==> flow/design.v <==
module complex_adder_subtractor #(
    parameter WIDTH=32
) (
    input [WIDTH-1:0] a,
    input [WIDTH-1:0] b,
    input addNotSub,
    output reg [WIDTH-1:0] result
);
    always @(*) begin
        if (addNotSub) begin
            result[WIDTH-1:WIDTH/2] = a[WIDTH-1:WIDTH/2] + b[WIDTH-1:WIDTH/2];
            result[WIDTH/2-1:0] = a[WIDTH/2-1:0] + b[WIDTH/2-1:0];
        end else begin
            result[WIDTH-1:WIDTH/2] = a[WIDTH-1:WIDTH/2] - b[WIDTH-1:WIDTH/2];
            result[WIDTH/2-1:0] = a[WIDTH/2-1:0] - b[WIDTH/2-1:0];
        end
    end
endmodule
module complex_multiplier #(
    parameter WIDTH=32
) (
    input [WIDTH-1:0] a,
    input [WIDTH-1:0] b,
    output [2*WIDTH-1:0] result
);
    wire signed [WIDTH-1:0] a_real = { {(WIDTH/2+1){a[WIDTH/2-1]}}, a[WIDTH/2-1:0] };
    wire signed [WIDTH-1:0] b_real = { {(WIDTH/2+1){b[WIDTH/2-1]}}, b[WIDTH/2-1:0] };
    wire signed [WIDTH-1:0] a_img = { {(WIDTH/2+1){a[WIDTH-1]}}, a[WIDTH-1:WIDTH/2] };
    wire signed [WIDTH-1:0] b_img = { {(WIDTH/2+1){b[WIDTH-1]}}, b[WIDTH-1:WIDTH/2] };
    wire signed [WIDTH-1:0] result_real = a_real * b_real - a_img * b_img;
    wire signed [WIDTH-1:0] result_img = a_real * b_img + a_img * b_real;
    assign result[WIDTH-1:0] = result_real;
    assign result[2*WIDTH-1:WIDTH] = result_img;
endmodule
module complex_mean_square (
    input wire i_clk,
    input wire i_arst,
    input wire i_en,
    input wire [2:0] i_log2_samples,
    input wire        i_valid,
    input wire [31:0] i_y,
    input wire [31:0] i_y_hat,
    output reg        o_valid,
    output reg [63:0] o_data
);
    wire [31:0] y_diff_w;
    wire [63:0] sq_diff_complex_w;
    wire        sq_diff_valid_w;
    wire [63:0] sum_res_w;
    wire [8:0]  num_samples_w = 1 << i_log2_samples;
    reg [8:0]  sample_rx_cnt_r;
    reg [8:0]  sample_proc_cnt_r;
    reg [1:0]  state_r, next_state_r;
    localparam S_IDLE      = 2'b00;
    localparam S_INIT      = 2'b01;
    localparam S_COMPUTING = 2'b10;
    localparam S_FINALIZE  = 2'b11;
    complex_adder_subtractor #(.WIDTH(32)) y_difference_module (
        .a(i_y),
        .b(i_y_hat),
        .addNotSub(1'b0),
        .result(y_diff_w)
    );
    complex_multiplier cpow_calculator (
        .a(y_diff_w),
        .b(y_diff_w),
        .result(sq_diff_complex_w)
    );
    assign sq_diff_valid_w = i_valid;
    complex_adder_subtractor #(.WIDTH(64)) square_sum (
        .a(o_data),  
        .b(sq_diff_complex_w),
        .addNotSub(1'b1),
        .result(sum_res_w)
    );
    always @(posedge i_clk or posedge i_arst) begin
        if (i_arst)
            state_r <= S_IDLE;
        else
            state_r <= next_state_r;
    end
    always @(*) begin
        next_state_r = state_r;
        case (state_r)
            S_IDLE:      if (i_en) next_state_r = S_INIT;
            S_INIT:      next_state_r = S_COMPUTING;
            S_COMPUTING: if (sample_rx_cnt_r == num_samples_w && sample_proc_cnt_r == num_samples_w)
                             next_state_r = S_FINALIZE;
            S_FINALIZE:  next_state_r = S_IDLE;
            default:     next_state_r = S_IDLE;
        endcase
    end
    always @(posedge i_clk or posedge i_arst) begin
        if (i_arst) begin
            o_valid           <= 1'b0;
            o_data            <= 64'b0;
            sample_rx_cnt_r   <= 9'b0;
            sample_proc_cnt_r <= 9'b0;
        end else begin
            o_valid <= 1'b0;  
            case (state_r)
                S_INIT: begin
                    o_data            <= 64'b0;
                    sample_rx_cnt_r   <= 9'b0;
                    sample_proc_cnt_r <= 9'b0;
                end
                S_COMPUTING: begin
                    sample_rx_cnt_r <= sample_rx_cnt_r;
                    sample_proc_cnt_r <= sample_proc_cnt_r;
                    if (i_valid && sample_rx_cnt_r < num_samples_w) begin
                        sample_rx_cnt_r <= sample_rx_cnt_r + 1;
                    end
                    if (sq_diff_valid_w && !(sample_proc_cnt_r == num_samples_w)) begin
                        sample_proc_cnt_r <= sample_proc_cnt_r + 1;
                        o_data <= sum_res_w;
                    end
                end
                S_FINALIZE: begin
					o_valid        <= 1'b1;  
					o_data[31:0]   <= $signed(o_data[31:0]) >>> i_log2_samples;
					o_data[63:32]  <= $signed(o_data[63:32]) >>> i_log2_samples;
                end
            endcase
        end
    end
endmodule
Wiki page: complex_mean_square / tool data

== Step by step through the tools: complex_mean_square ==
Each step is given for the RTL above and for the edited RTL.
Lines under "unedited" count in the file above, lines under "edited" in the edited file.
"change" is "edited" less "unedited", of the values as shown; "relative change" is that difference over "unedited", in percent.
Operators carry their Yosys type and port widths (W data, S select, Z words).
Cell names lack the library's common part.
The mark - stands for no value.

* Top module: complex_mean_square
* Clock port: i_clk
* Standard-cell library: sky130hd
* Timing corner: tt_025C_1v80

== Diff ==
The edit as a unified diff against the file above.
The edit is scripted: it alters the design's behaviour and was not made to optimise anything.

<pre>
@@ -67,5 +67,7 @@
         .result(sq_diff_complex_w)
     );
-    assign sq_diff_valid_w = i_valid;
+    reg sq_diff_valid_w_ff;
+    always @(posedge i_clk) sq_diff_valid_w_ff <= i_valid;
+    assign sq_diff_valid_w = sq_diff_valid_w_ff;
     complex_adder_subtractor #(.WIDTH(64)) square_sum (
         .a(o_data),  
</pre>

== Word level ==
Counts by Yosys on the flattened word-level netlist (proc, flatten, opt, wreduce; memories kept). Register bits leave out memories and registers merged into their read ports (data or address). Print and check cells are left out. Cells with the same type and inputs are merged into one.

{| class="wikitable"
|+ Word-level totals
! element !! unedited !! edited !! change !! relative change (%)
|-
| register bits || 85 || 86 || +1 || +1.18
|-
| bits of input ports || 71 || 71 || 0 || 0.00
|-
| output and inout port bits || 65 || 65 || 0 || 0.00
|-
| cells after elaboration || 52 || 53 || +1 || +1.92
|}

{| class="wikitable"
|+ Operators by class
! element !! unedited !! edited !! change !! relative change (%)
|-
| add/sub/neg operators || 8 || 8 || 0 || 0.00
|-
| $mul || 3 || 3 || 0 || 0.00
|-
| magnitude comparators || 1 || 1 || 0 || 0.00
|-
| eq/ne operators || 9 || 9 || 0 || 0.00
|-
| shift operators || 3 || 3 || 0 || 0.00
|-
| muxes and demuxes || 12 || 12 || 0 || 0.00
|-
| reductions and logical operators || 11 || 11 || 0 || 0.00
|}

Operator kinds equal on both sides are left out: 25.

== Longest topological paths ==
Longest topological path by Yosys (ltp), each cell counted once; first at word level (registers and memories cut), then after technology mapping (sequential cells cut; the memories' decode and read muxes count).

{| class="wikitable"
|+ Logic depth
! element !! unedited !! edited !! change !! relative change (%)
|-
| depth in word-level cells || 6 || 6 || 0 || 0.00
|-
| ABC_AREA || 0 || 0 || - || -
|-
| mapped depth || 47 || 47 || 0 || 0.00
|-
| mapped depth without buffers || 46 || 46 || 0 || 0.00
|}

== After synthesis ==
Source: synth_stat.txt of the flow (Yosys; design flattened, memories mapped). It holds for the ABC_AREA given above (unset counts as 0); a run with the other value may have another netlist.

{| class="wikitable"
|+ Cell types
! type !! unedited !! edited !! change !! relative change (%)
|-
| nor2_1 || 418 || 373 || -45 || -10.77
|-
| o21ai_1 || 1 || 44 || +43 || +4300.00
|-
| nand2_1 || 384 || 422 || +38 || +9.90
|-
| a221oi_1 || 36 || 10 || -26 || -72.22
|-
| o21ai_0 || 124 || 103 || -21 || -16.94
|-
| a22oi_1 || 3 || 23 || +20 || +666.67
|-
| or3_1 || 22 || 9 || -13 || -59.09
|-
| mux2_2 || 47 || 35 || -12 || -25.53
|-
| xor2_1 || 41 || 53 || +12 || +29.27
|-
| mux2i_1 || 39 || 47 || +8 || +20.51
|-
| o21bai_1 || 17 || 9 || -8 || -47.06
|-
| buf_2 || 8 || 15 || +7 || +87.50
|-
| o31a_1 || 3 || 10 || +7 || +233.33
|-
| clkbuf_1 || 114 || 108 || -6 || -5.26
|-
| a21o_1 || 52 || 46 || -6 || -11.54
|-
| nor2b_1 || 17 || 23 || +6 || +35.29
|-
| inv_2 || 3 || 9 || +6 || +200.00
|-
| nor3b_1 || 3 || 9 || +6 || +200.00
|}

Cell types equal on both sides are left out: 9.
Not every row of either side is listed.

{| class="wikitable"
|+ Synthesis totals
! element !! unedited !! edited !! change !! relative change (%)
|-
| cells in the netlist || 4072 || 4084 || +12 || +0.29
|-
| synthesis area (µm²) || 36870.4 || 36785.3 || -85.1 || -0.23
|-
| sequential part of the area (µm²) || 2178.3 || 2198.4 || +20.1 || +0.92
|-
| mapped flip-flops || 87 || 88 || +1 || +1.15
|-
| buffer cells || 145 || 147 || +2 || +1.38
|}

The figures by module come from a second, unflattened synthesis with its own total; it is not the netlist above.

{| class="wikitable"
|+ Second synthesis, totals
! element !! unedited !! edited !! change !! relative change (%)
|-
| cell total of the unflattened synthesis || 5899 || 5925 || +26 || +0.44
|-
| area total of the unflattened synthesis (µm²) || 53665.2 || 53421.2 || -244.0 || -0.45
|}

Rows give one instance, submodules left out.

{| class="wikitable"
|+ By module, unedited
! module !! times used !! cells !! area (µm²) !! sequential area (µm²)
|-
| complex_multiplier || 1 || 4305 || 39930.8 || 0.0
|-
| complex_mean_square || 1 || 666 || 7078.0 || 2178.3
|-
| complex_adder_subtractor #(WIDTH=64) || 1 || 658 || 4675.7 || 0.0
|-
| complex_adder_subtractor #(WIDTH=32) || 1 || 270 || 1980.6 || 0.0
|}

{| class="wikitable"
|+ By module, edited
! module !! times used !! cells !! area (µm²) !! sequential area (µm²)
|-
| complex_multiplier || 1 || 4307 || 39924.5 || 0.0
|-
| complex_mean_square || 1 || 690 || 6840.3 || 2198.4
|-
| complex_adder_subtractor #(WIDTH=64) || 1 || 658 || 4675.7 || 0.0
|-
| complex_adder_subtractor #(WIDTH=32) || 1 || 270 || 1980.6 || 0.0
|}

== Worst setup path after synthesis ==
OpenSTA on the mapped netlist: ideal clock, no wires. The path of least setup slack (recovery checks aside). Input and output delay are each 20% of the period. Register names are those of the netlist, which keeps one name where synthesis merged equal registers.

{| class="wikitable"
|+ Timing path post-synthesis
! element !! unedited !! edited !! change !! relative change (%)
|-
| path kind || input -> register || input -> register || - || -
|-
| start || input i_y_hat[1] || input i_y[0] || - || -
|-
| end || register o_data[62] || register o_data[60] || - || -
|-
| clock period (ns) || 13.5 || 13.5 || 0.0 || 0.00
|-
| input delay (ns) || 2.700 || 2.700 || 0.000 || 0.00
|-
| setup time (ns) || 0.066 || 0.132 || +0.066 || -
|-
| time at the first pin (ns) || 2.700 || 2.700 || 0.000 || 0.00
|-
| arrival (ns) || 12.201 || 12.309 || +0.108 || +0.89
|-
| data required time (ns) || 13.434 || 13.368 || -0.066 || -0.49
|-
| setup slack (ns) || 1.233 || 1.059 || -0.174 || -
|-
| delay of the path (ns) || 9.567 || 9.741 || +0.174 || +1.82
|-
| stages || 38 || 47 || +9 || +23.68
|-
| path buffers || 2 || 1 || -1 || -50.00
|-
| synthesis period reached (ns) || 12.267 || 12.441 || +0.174 || +1.42
|}

"delay of the path" = arrival - input delay + setup time.
"stages": output pins that drive a net of the path, with the launching flip-flop's if there is one; two outputs of one cell count as two.
"synthesis period reached" = period - worst setup slack (recovery checks aside). The figure is calculated, with input and output delays left at 20% of the set period.
The rows between start and end are the longest chain of elaborated cells between them; the timing report does not say that the signal goes this way. Where chains are equally long, one stands for them.
Each line given opens the expression or statement behind the cell; cells for indexed reads and writes are added by Yosys, which also makes memories of some case tables.
A register here has more assigning lines than the two given.

Between the ends, post-synthesis, unedited:
* Cells stage by stage: inv_1 -> ha_1 -> nor2b_1 -> o31a_1 -> or4_4 -> a2111oi_4 -> xor2_1 -> inv_1 -> clkbuf_1 -> buf_1 -> nand2_1 -> fa_1 -> fa_1 -> fa_1 -> fa_1 -> inv_1 -> fa_1 -> inv_1 -> [... 2 more ...] -> ha_1 -> a211oi_1 -> o211ai_1 -> a31oi_1 -> o21ai_0 -> a31oi_1 -> xnor2_1 -> ha_1 -> a21o_1 -> a21o_1 -> a21o_1 -> a21o_1 -> a21o_1 -> a221oi_1 -> o21bai_1 -> a2111oi_0 -> mux2_2 -> nand2_1
* Length of the longest elaborated chain: 6
* Elaborated cells on any way between the ends: 6
* Source lines of those cells: 5
* Classes of those cells: add/sub (3); mul (1); mux (2)

{| class="wikitable"
|+ RTL lines, path post-synthesis, unedited
! element !! line !! RTL
|-
| from (decl) || 42 || <nowiki>input wire [31:0] i_y_hat,</nowiki>
|-
| $sub A16 B16 Y16 || 15 || <nowiki>result[WIDTH/2-1:0] = a[WIDTH/2-1:0] - b[WIDTH/2-1:0];</nowiki>
|-
| $mul A16 B16 Y32 || 31 || <nowiki>wire signed [WIDTH-1:0] result_img = a_real * b_img + a_img * b_real;</nowiki>
|-
| $add A32 B32 Y32 || 31 ||
|-
| $add A32 B32 Y32 || 11 || <nowiki>result[WIDTH-1:WIDTH/2] = a[WIDTH-1:WIDTH/2] + b[WIDTH-1:WIDTH/2];</nowiki>
|-
| $mux W32 || 113 || <nowiki>if (sq_diff_valid_w && !(sample_proc_cnt_r == num_samples_w)) begin</nowiki>
|-
| $pmux W32 S3 || 101 || <nowiki>case (state_r)</nowiki>
|-
| to (assign) || 115 || <nowiki>o_data <= sum_res_w;</nowiki>
|-
| to (assign) || 121 || <nowiki>o_data[63:32] <= $signed(o_data[63:32]) >>> i_log2_samples;</nowiki>
|-
| to (decl) || 44 || <nowiki>output reg [63:0] o_data</nowiki>
|}

Between the ends, post-synthesis, edited:
* Cells stage by stage: inv_1 -> ha_1 -> inv_1 -> fa_1 -> a21o_1 -> a21oi_1 -> o21bai_1 -> a21oi_1 -> o21ba_2 -> o21ai_1 -> a211o_1 -> a31o_1 -> a21o_1 -> xor2_1 -> inv_2 -> buf_2 -> nor2_1 -> fa_1 -> [... 11 more ...] -> nand2_1 -> o21ai_0 -> nor2_1 -> o21ai_0 -> nand2b_1 -> a21o_1 -> a21oi_1 -> xnor2_1 -> ha_1 -> nand2_1 -> nor2_1 -> a221o_1 -> a2111oi_1 -> o31ai_1 -> a21o_1 -> a21oi_1 -> xor2_1 -> o21ai_1
* Length of the longest elaborated chain: 6
* Elaborated cells on any way between the ends: 6
* Source lines of those cells: 5
* Classes of those cells: add/sub (3); mul (1); mux (2)

{| class="wikitable"
|+ RTL lines, path post-synthesis, edited
! element !! line !! RTL
|-
| from (decl) || 41 || <nowiki>input wire [31:0] i_y,</nowiki>
|-
| $sub A16 B16 Y16 || 15 || <nowiki>result[WIDTH/2-1:0] = a[WIDTH/2-1:0] - b[WIDTH/2-1:0];</nowiki>
|-
| $mul A16 B16 Y32 || 31 || <nowiki>wire signed [WIDTH-1:0] result_img = a_real * b_img + a_img * b_real;</nowiki>
|-
| $add A32 B32 Y32 || 31 ||
|-
| $add A32 B32 Y32 || 11 || <nowiki>result[WIDTH-1:WIDTH/2] = a[WIDTH-1:WIDTH/2] + b[WIDTH-1:WIDTH/2];</nowiki>
|-
| $mux W32 || 115 || <nowiki>if (sq_diff_valid_w && !(sample_proc_cnt_r == num_samples_w)) begin</nowiki>
|-
| $pmux W32 S3 || 103 || <nowiki>case (state_r)</nowiki>
|-
| to (assign) || 117 || <nowiki>o_data <= sum_res_w;</nowiki>
|-
| to (assign) || 123 || <nowiki>o_data[63:32] <= $signed(o_data[63:32]) >>> i_log2_samples;</nowiki>
|-
| to (decl) || 44 || <nowiki>output reg [63:0] o_data</nowiki>
|}

== Timing after layout ==
Path of least setup slack in the final report of each run of pair 1 (OpenROAD, finished layout, wires in). Where an end is a register, its clock arrival counts in the times.

{| class="wikitable"
|+ Timing path post-layout
! element !! unedited !! edited !! change !! relative change (%)
|-
| path kind || input -> register || input -> register || - || -
|-
| start || input i_y_hat[1] || input i_y[1] || - || -
|-
| end || register o_data[30] || register o_data[54] || - || -
|-
| clock period (ns) || 13.1 || 13.1 || 0.0 || 0.00
|-
| input delay (ns) || 2.62 || 2.62 || 0.00 || 0.00
|-
| setup time (ns) || 0.15 || 0.07 || -0.08 || -
|-
| time at the first pin (ns) || 2.62 || 2.62 || 0.00 || 0.00
|-
| arrival (ns) || 13.01 || 12.84 || -0.17 || -1.31
|-
| data required time (ns) || 13.30 || 13.39 || +0.09 || +0.68
|-
| setup slack (ns) || 0.29 || 0.55 || +0.26 || -
|-
| stages || 37 || 37 || 0 || 0.00
|-
| path buffers || 3 || 2 || -1 || -33.33
|}

The rows between start and end are the longest chain of elaborated cells between them; the timing report does not say that the signal goes this way. Where chains are equally long, one stands for them.
A register here has more assigning lines than the two given.

Between the ends, post-layout, unedited:
* Cells stage by stage: clkdlybuf4s50_1 -> inv_1 -> ha_1 -> nor2b_1 -> o31a_1 -> or4_4 -> a2111oi_4 -> a211oi_1 -> o211ai_1 -> and3_1 -> clkinv_2 -> buf_12 -> nand2_1 -> inv_1 -> fa_1 -> inv_1 -> fa_1 -> inv_1 -> fa_1 -> fa_1 -> inv_1 -> fa_1 -> fa_1 -> fa_1 -> inv_1 -> fa_1 -> ha_1 -> nand4_1 -> a211oi_1 -> a21oi_1 -> buf_4 -> nor2_1 -> o31ai_2 -> a21oi_1 -> a31oi_1 -> mux2i_1 -> o221ai_1
* Length of the longest elaborated chain: 6
* Elaborated cells on any way between the ends: 6
* Source lines of those cells: 5
* Classes of those cells: add/sub (3); mul (1); mux (2)

{| class="wikitable"
|+ RTL lines, path post-layout, unedited
! element !! line !! RTL
|-
| from (decl) || 42 || <nowiki>input wire [31:0] i_y_hat,</nowiki>
|-
| $sub A16 B16 Y16 || 15 || <nowiki>result[WIDTH/2-1:0] = a[WIDTH/2-1:0] - b[WIDTH/2-1:0];</nowiki>
|-
| $mul A16 B16 Y32 || 30 || <nowiki>wire signed [WIDTH-1:0] result_real = a_real * b_real - a_img * b_img;</nowiki>
|-
| $sub A32 B32 Y32 || 30 ||
|-
| $add A32 B32 Y32 || 12 || <nowiki>result[WIDTH/2-1:0] = a[WIDTH/2-1:0] + b[WIDTH/2-1:0];</nowiki>
|-
| $mux W32 || 113 || <nowiki>if (sq_diff_valid_w && !(sample_proc_cnt_r == num_samples_w)) begin</nowiki>
|-
| $pmux W32 S3 || 101 || <nowiki>case (state_r)</nowiki>
|-
| to (assign) || 115 || <nowiki>o_data <= sum_res_w;</nowiki>
|-
| to (assign) || 120 || <nowiki>o_data[31:0] <= $signed(o_data[31:0]) >>> i_log2_samples;</nowiki>
|-
| to (decl) || 44 || <nowiki>output reg [63:0] o_data</nowiki>
|}

Between the ends, post-layout, edited:
* Cells stage by stage: clkdlybuf4s50_1 -> ha_1 -> nor2b_1 -> o31a_1 -> o21a_1 -> a21oi_1 -> o21bai_1 -> a21oi_1 -> xor2_1 -> inv_1 -> nand2_1 -> fa_1 -> fa_1 -> fa_1 -> fa_1 -> inv_1 -> fa_1 -> inv_1 -> fa_1 -> inv_1 -> ha_1 -> buf_4 -> a21o_1 -> a21oi_1 -> o21ai_0 -> a21o_1 -> a21oi_1 -> xnor2_1 -> ha_1 -> nand3_1 -> nor3_1 -> a21o_1 -> a21oi_1 -> o21ba_2 -> o311ai_0 -> a22oi_1 -> o21ai_1
* Length of the longest elaborated chain: 6
* Elaborated cells on any way between the ends: 6
* Source lines of those cells: 5
* Classes of those cells: add/sub (3); mul (1); mux (2)

{| class="wikitable"
|+ RTL lines, path post-layout, edited
! element !! line !! RTL
|-
| from (decl) || 41 || <nowiki>input wire [31:0] i_y,</nowiki>
|-
| $sub A16 B16 Y16 || 15 || <nowiki>result[WIDTH/2-1:0] = a[WIDTH/2-1:0] - b[WIDTH/2-1:0];</nowiki>
|-
| $mul A16 B16 Y32 || 31 || <nowiki>wire signed [WIDTH-1:0] result_img = a_real * b_img + a_img * b_real;</nowiki>
|-
| $add A32 B32 Y32 || 31 ||
|-
| $add A32 B32 Y32 || 11 || <nowiki>result[WIDTH-1:WIDTH/2] = a[WIDTH-1:WIDTH/2] + b[WIDTH-1:WIDTH/2];</nowiki>
|-
| $mux W32 || 115 || <nowiki>if (sq_diff_valid_w && !(sample_proc_cnt_r == num_samples_w)) begin</nowiki>
|-
| $pmux W32 S3 || 103 || <nowiki>case (state_r)</nowiki>
|-
| to (assign) || 117 || <nowiki>o_data <= sum_res_w;</nowiki>
|-
| to (assign) || 123 || <nowiki>o_data[63:32] <= $signed(o_data[63:32]) >>> i_log2_samples;</nowiki>
|-
| to (decl) || 44 || <nowiki>output reg [63:0] o_data</nowiki>
|}

== Flow runs ==
Both versions went through the flow (Yosys, OpenROAD) with the same settings in each pair. Constraints: input delay and output delay 20% of the set period each, output load 0.01 pF.

Settings, pair 1:
* CORE_UTILIZATION: 40
* period_ns: 13.1
* CAP_MARGIN: 20
* CORE_MARGIN: 2
* SLEW_MARGIN: 20

{| class="wikitable"
|+ Results, pair 1
! element !! unedited !! edited !! change !! relative change (%)
|-
| mapped cell area after synthesis (µm²) || 36870.4 || 36785.3 || -85.1 || -0.23
|-
| full die area (µm²) || 94620.8 || 94405.6 || -215.2 || -0.23
|-
| post-layout utilization (%) || 44.5 || 44.7 || +0.2 || -
|-
| worst setup slack after layout (ns) || 0.290 || 0.554 || +0.264 || -
|-
| sum of negative setup slack (ns) || 0.000 || 0.000 || 0.000 || -
|-
| lowest hold slack (ns) || 0.474 || 0.529 || +0.055 || -
|-
| clock period reached (ns) || 12.810 || 12.546 || -0.264 || -2.06
|}

Settings, pair 2:
* ABC_AREA: 1
* CAP_MARGIN: 10
* CELL_PAD_IN_SITES_DETAIL_PLACEMENT: 1
* CELL_PAD_IN_SITES_GLOBAL_PLACEMENT: 1
* CORE_ASPECT_RATIO: 0.92
* CORE_UTILIZATION: 37
* HOLD_SLACK_MARGIN: 0.29
* PLACE_DENSITY_LB_ADDON: 0.05
* SLEW_MARGIN: 20
* period_ns: 21.8
* CORE_MARGIN: 2

{| class="wikitable"
|+ Results, pair 2
! element !! unedited !! edited !! change !! relative change (%)
|-
| mapped cell area after synthesis (µm²) || 38070.3 || 37778.7 || -291.6 || -0.77
|-
| full die area (µm²) || 105477.0 || 104679.0 || -798.0 || -0.76
|-
| post-layout utilization (%) || 40.6 || 40.6 || 0.0 || -
|-
| worst setup slack after layout (ns) || 7.849 || 7.875 || +0.026 || -
|-
| sum of negative setup slack (ns) || 0.000 || 0.000 || 0.000 || -
|-
| lowest hold slack (ns) || 0.474 || 0.493 || +0.019 || -
|-
| clock period reached (ns) || 13.951 || 13.925 || -0.026 || -0.19
|}

"clock period reached" is the run's clock period less its worst setup slack. It is reckoned from that one timing run; input and output delays stay at 20% of the period that was set.
